==> flow/design.v <==
module ffD(clk, rst, Din, Dout);
input clk, rst;
input [31:0]Din;
output [31:0]Dout;
reg [31:0]Dout;
always@(posedge clk) 
begin
	if(rst==1)
	Dout <= 0;
	else
	Dout <= Din;
end
endmodule 
module mux1 (
		input [31:0] A, B,
		input Sel,
		output reg [31:0] Out
	);
	always @(Sel, A, B) begin
		case (Sel)
			0: Out = A;
			1:	Out = B;
		endcase
	end
endmodule
module extend (
	input [15:0]offset,
	output reg [31:0]offset32
);
always @(offset)
begin
 offset32[31:0] = {16'b0000000000000000,offset[15:0]};
end
endmodule
module alu(ctl, a, b, resultado);
  input [1:0] ctl;
  input [31:0] a, b;
  output reg [31:0] resultado;
  always @(*)
  begin
    case (ctl)
      2'b00 : resultado = a & b;  
      2'b01 : resultado = a | b;  
      2'b10 : resultado = a + b;  
      2'b11 : resultado = a - b;  
      default : resultado = 32'hxxxxxxxx;
   endcase
 end
endmodule
module control(instruction, ctrl);
    input [31:0] instruction;
	 output [20:0] ctrl;
    reg    [20:0] ctrl;
	 wire [11:0] opcode;
	 wire [4:0] rs, rt, rd;
    parameter LW = 12'b000111_xxxxxx;
    parameter SW = 12'b001000_xxxxxx;
    parameter ADD = 12'b000110_100000;
	 parameter SUB = 12'b000110_100010;
	 parameter AND = 12'b000110_100100;
	 parameter OR = 12'b000110_100101;
	 assign opcode[11:0] = {instruction[31:26], instruction[5:0]};
	 assign rs[4:0] = {instruction[25:21]};
	 assign rt[4:0] = {instruction[20:16]};
	 assign rd[4:0] = {instruction[15:11]};
    always @(instruction)
    begin
        casex (opcode)
          LW :
          begin
              ctrl[20:0]={6'b10_1_1_0_1,rs[4:0],5'b00000,rt[4:0]};
          end
          SW :
          begin
              ctrl[20:0]={6'b10_1_1_1_1,rs[4:0],5'b00000,rt[4:0]};
          end
          ADD :
          begin
              ctrl[20:0]={6'b10_0_0_0_1,rs[4:0],rt[4:0],rd[4:0]};
          end
          SUB :
          begin
              ctrl[20:0]={6'b11_0_0_0_1,rs[4:0],rt[4:0],rd[4:0]};
          end
          AND :
          begin
              ctrl[20:0]={6'b00_0_0_0_1,rs[4:0],rt[4:0],rd[4:0]};
          end
			 OR :
          begin
              ctrl[20:0]={6'b01_0_0_0_1,rs[4:0],rt[4:0],rd[4:0]};
          end
          default
          begin
              ctrl[20:0]={21'b0}; 
          end
        endcase
    end
endmodule
module PC(
  input rst,
  input clk,
  output reg [31:0]pc
  );
	always @(posedge clk or posedge rst)
		if (rst == 1)
		pc <= 0;
		else
		pc <= pc + 1;
  endmodule
module registerFile(addr1,addr2,out1,out2,addr_in,in,clk,rst);
input [4:0] addr1;	
input [4:0] addr2;	
output [31:0] out1;	
output [31:0] out2;	
input [4:0] addr_in;	
input [31:0] in;	
reg [31:0] out1;
reg [31:0] out2;
input clk, rst;
wire [511:0] regmem;
always @(posedge clk)
begin
		out1 <= addr1[4] ? 32'b0 : regmem[addr1[3:0]*32 +: 32];
		out2 <= addr2[4] ? 32'b0 : regmem[addr2[3:0]*32 +: 32];
end
genvar i;
generate
	for (i = 0; i < 16; i = i + 1) begin : REG
		reg [31:0] q;
		always @(negedge clk or posedge rst)
			if (rst)
				q <= 32'b0;
			else if (addr_in == i)
				q <= in;
		assign regmem[32*i +: 32] = q;
	end
endgenerate
endmodule
module data_memory(
clk , 
rst ,
address_0 , 
data_in , 
data_out,
cs_0 , 
we_0 
);
parameter data_0_WIDTH = 32 ;
parameter ADDR_WIDTH = 13 ;
input [ADDR_WIDTH-1:0] address_0 ;
input cs_0 ;
input we_0 ;
input clk;
input rst;
input [data_0_WIDTH-1:0] data_in ;
output reg [data_0_WIDTH-1:0] data_out;
wire [ADDR_WIDTH*data_0_WIDTH-1:0] mem;
genvar i;
generate
	for (i = 0; i < ADDR_WIDTH; i = i + 1) begin : WORD
		reg [data_0_WIDTH-1:0] q;
		always @ (posedge clk)
			if (rst)
				q <= (i == 0) ? 32'd1000 :
				     (i == 1) ? 32'd5000 :
				     (i == 2) ? 32'd2000 :
				     (i == 3) ? 32'd3000 : 32'd0;
			else if ( cs_0 && we_0 && address_0 == i )
				q <= data_in;
		assign mem[data_0_WIDTH*i +: data_0_WIDTH] = q;
	end
endgenerate
	always @ (posedge clk)
		begin : MEM_READ_0
			if (cs_0 && !we_0 && address_0 < ADDR_WIDTH) begin
				data_out <= mem[address_0*data_0_WIDTH +: data_0_WIDTH];
			end else begin
				data_out <= 0;
		end
	end
endmodule
module cpu (clk, rst, imem_addr, imem_data, test, test1);
	input clk, rst;
	output [6:0]imem_addr;
	input  [31:0]imem_data;
	output  [31:0]test;
	output [31:0]test1;
wire	 [31:0] inst;
wire   [31:0]ctrl, ctrl0, ctrl1, ctrl2;
wire   [20:0]controle;
wire	 [31:0]resultado;
wire   [31:0]data_out2;
wire   [31:0]pc;
wire	 [4:0]addr1, addr2, addr_in;
wire	 [31:0]out1, out2, out3;
wire	 [31:0]in;
wire	 rw;
wire	 [15:0]offset;
wire	 [31:0]offset32;
wire   sel1;
wire	 [31:0] imm;
wire   [31:0] data_out1;
wire	 [31:0]address_0;
wire	 [31:0] data_in;
wire	 [31:0]outrg1, outrg2;
wire	 [31:0] M, B, D, D1;
	assign imem_addr = pc[6:0];
	assign data_out2 = imem_data;
	PC PC(
		.rst(rst),
		.clk(clk),
		.pc(pc)
	);
ffD FF1(
		.rst(rst),
		.clk(clk),
		.Din(data_out2),
		.Dout(inst)
);
	registerFile RegisterFile(
		.addr1(inst[25:21]),
		.addr2(inst[20:16]),
		.out1(outrg1),
		.out2(outrg2),
		.addr_in(ctrl2[4:0]), 
		.in(out2),
		.rst(rst),
		.clk(clk)
	);
	control Controlador(
		.instruction(inst),
		.ctrl(controle)
	);
	extend Extend(
		.offset(inst[15:0]),
		.offset32(offset32)
	);
	ffD FF2(
		.rst(rst),
		.clk(clk),
		.Din(offset32),
		.Dout(imm)
		);
	ffD CONTROLE_0(
		.rst(rst),
		.clk(clk),
		.Din({11'b00000000000, controle[20:0]}),
		.Dout(ctrl0)
		);
	mux1 Mux1(
		.Sel(ctrl0[18]),
		.A(outrg2),
		.B(imm),
		.Out(out1)
	);
	alu Unidade_logica(
		.ctl(ctrl0[20:19]),
		.a(outrg1),
		.b(out1), 
		.resultado(resultado)
	);
	mux1 Mux3(
		.Sel(ctrl0[16]),
		.A(D),
		.B(resultado),
		.Out(out3)
	);
	ffD FF3(
		.rst(rst),
		.clk(clk),
		.Din(resultado),
		.Dout(D)
		);
	ffD CONTROLE_1(
		.rst(rst),
		.clk(clk),
		.Din(ctrl0),
		.Dout(ctrl1)
		);
	data_memory DataMemory(
		.address_0(out3[12:0]),
		.cs_0(ctrl1[15]),
		.we_0(ctrl0[16]),
		.data_in(outrg2),
		.data_out(M),
		.clk(clk),
		.rst(rst)
	);
	ffD FF5(
		.rst(rst),
		.clk(clk),
		.Din(D),
		.Dout(D1)
		);
	ffD CONTROLE_2(
		.rst(rst),
		.clk(clk),
		.Din(ctrl1),
		.Dout(ctrl2)
		);
	mux1 Mux2(
		.Sel(ctrl2[17]),
		.A(D1),
		.B(M),
		.Out(out2)
	);
	assign test[31:0] = inst[31:0];     
	assign test1[31:0] = out2[31:0];    
endmodule
Reports on cpu
The steps from the RTL of cpu to its reports follow in flow order.
Line numbers count from 1 in the design file above.
Cell names lack the library's common part.
A cell with -- has no value.
Set-up
  top: cpu
  clock input: clk
  standard-cell library: sky130hd
  timing corner: tt_025C_1v80

After elaboration
Yosys after proc, flatten, opt, wreduce and memory -nomap, before mapping. Memory bits, and registers merged into a memory's read port (data or address), are not among the register bits. Print and check cells are not counted. Equal cells are merged and count once.
Bit counts
  register bits after elaboration: 1225
  bits of input ports: 34
  output and inout bits: 71
  cells after elaboration: 113
Cells by class
  add/sub/neg operators: 3
  order comparisons: 1
  eq/ne operators: 36
  shift operators: 3
  muxes and demuxes: 5
  bitwise gates (word level): 5
  reduce/logical cells: 20
Operator list (number)
  512-bit by 10-bit variable part select with 32-bit output: 2
  416-bit by 19-bit variable part select with 32-bit output: 1
  32-bit parallel mux with 4-bit select: 1
  32-bit parallel mux with 2-bit select: 2
  21-bit parallel mux with 6-bit select: 1
  13-bit by 4-bit == test with 1-bit output with constant B: 5
  13-bit by 3-bit == test with 1-bit output with constant B: 4
  12-bit by 9-bit == test with 1-bit output with constant B: 4
  5-bit by 4-bit == test with 1-bit output with constant B: 8
  32-bit by 1-bit adder with 32-bit output with constant B: 1
  32-bit adder: 1
  32-bit subtractor: 1
  32-bit AND: 1
  32-bit bitwise OR: 1
  13-bit by 2-bit == test with 1-bit output with constant B: 2
  13-bit parallel mux with 2-bit select: 1
  5-bit by 3-bit == test with 1-bit output with constant B: 4
  1-bit logical AND: 16
  13-bit by 1-bit == test with 1-bit output with constant B: 1
  13-bit by 4-bit less-than comparator with 1-bit output with constant B: 1
  13-bit zero test: 1
  5-bit by 2-bit == test with 1-bit output with constant B: 2
  6-bit by 3-bit == test with 1-bit output with constant B: 1
  6-bit by 4-bit == test with 1-bit output with constant B: 1
  5-bit by 1-bit == test with 1-bit output with constant B: 1
  5-bit zero test: 1
  2-bit == test with constant B: 2
  1-bit inverter: 3
Other operator kinds: 3; their cells: 3.

Depth
Longest topological path by Yosys (ltp), each cell counted once; first at word level (registers and memories cut), then after technology mapping (sequential cells cut; the memories' decode and read muxes count).
Logic depth
  word-level depth: 7
  ABC_AREA: 1
  mapped depth: 30
  mapped depth without buffers: 26

Netlist
Source: synth_stat.txt of the flow (Yosys; design flattened, memories mapped). It holds for the ABC_AREA given above (unset counts as 0); a run with the other value may have another netlist.
Synthesis totals
  mapped cells: 8374
  cell area after synthesis: 60580.6 um^2
  sequential area: 25939.9 um^2
  mapped flip-flops: 1166
  buffer cells: 645
Cell types
  dfxtp_1: number 647, area in all 1.3E+04 um^2
  dfrtn_1: number 512, area in all 1.28E+04 um^2
  nand2_1: number 1564, area in all 5870.63 um^2
  o21ai_0: number 972, area in all 4.86E+03 um^2
  inv_1: number 1207, area in all 4.53E+03 um^2
  mux2_2: number 286, area in all 3.22E+03 um^2
  nor2_1: number 816, area in all 3.06E+03 um^2
  a21oi_1: number 480, area in all 2.4E+03 um^2
  nand4_1: number 380, area in all 2377.28 um^2
  nand3_1: number 340, area in all 1.7E+03 um^2
  clkbuf_1: number 413, area in all 1.55E+03 um^2
  o211ai_1: number 174, area in all 1.31E+03 um^2
  buf_2: number 148, area in all 740.71 um^2
  o22ai_1: number 110, area in all 688.16 um^2
  ha_1: number 35, area in all 437.92 um^2
  buf_1: number 57, area in all 213.955 um^2
  xor2_1: number 23, area in all 201.443 um^2
  dfrtp_1: number 7, area in all 175.168 um^2
Not listed: further types 29, cells in them 203.

Ticket comment

module cpu, platform sky130hd, 3 stored runs of the flow under differing settings, order arbitrary. Input and output delays are each 20% of the period that was set; the output load is 0.01 pF.

settings of run 1
{
  "ABC_AREA": 1,
  "CELL_PAD_IN_SITES_GLOBAL_PLACEMENT": 3,
  "CORE_UTILIZATION": 60,
  "CTS_CLUSTER_SIZE": 32,
  "GPL_TIMING_DRIVEN": 0,
  "MAX_ROUTING_LAYER": "met5",
  "MIN_ROUTING_LAYER": "met2",
  "PLACE_DENSITY_LB_ADDON": 0.28,
  "SETUP_SLACK_MARGIN": 0.35,
  "SLEW_MARGIN": 10,
  "TNS_END_PERCENT": 15,
  "period_ns": 5.5,
  "CAP_MARGIN": 20,
  "CORE_MARGIN": 2
}
report of run 1: did not finish, place, FLW-0024

settings of run 2
{
  "ABC_AREA": 1,
  "CELL_PAD_IN_SITES_DETAIL_PLACEMENT": 1,
  "CORE_MARGIN": 3,
  "CORE_UTILIZATION": 62,
  "CTS_CLUSTER_DIAMETER": 195,
  "GPL_ROUTABILITY_DRIVEN": 1,
  "GPL_TIMING_DRIVEN": 0,
  "PLACE_DENSITY": 0.92,
  "SETUP_SLACK_MARGIN": 0.04,
  "period_ns": 2.96,
  "CAP_MARGIN": 20,
  "SLEW_MARGIN": 20
}
report of run 2: did not finish, cts, DPL-0033

settings of run 3
{
  "ABC_AREA": 1,
  "CELL_PAD_IN_SITES_GLOBAL_PLACEMENT": 3,
  "CORE_UTILIZATION": 60,
  "CTS_CLUSTER_SIZE": 32,
  "GPL_TIMING_DRIVEN": 0,
  "MAX_ROUTING_LAYER": "met5",
  "MIN_ROUTING_LAYER": "met2",
  "PLACE_DENSITY_LB_ADDON": 0.28,
  "SETUP_SLACK_MARGIN": 0.35,
  "SLEW_MARGIN": 10,
  "TNS_END_PERCENT": 55,
  "period_ns": 9.4,
  "CAP_MARGIN": 20,
  "CORE_MARGIN": 2
}
report of run 3: did not finish, place, FLW-0024
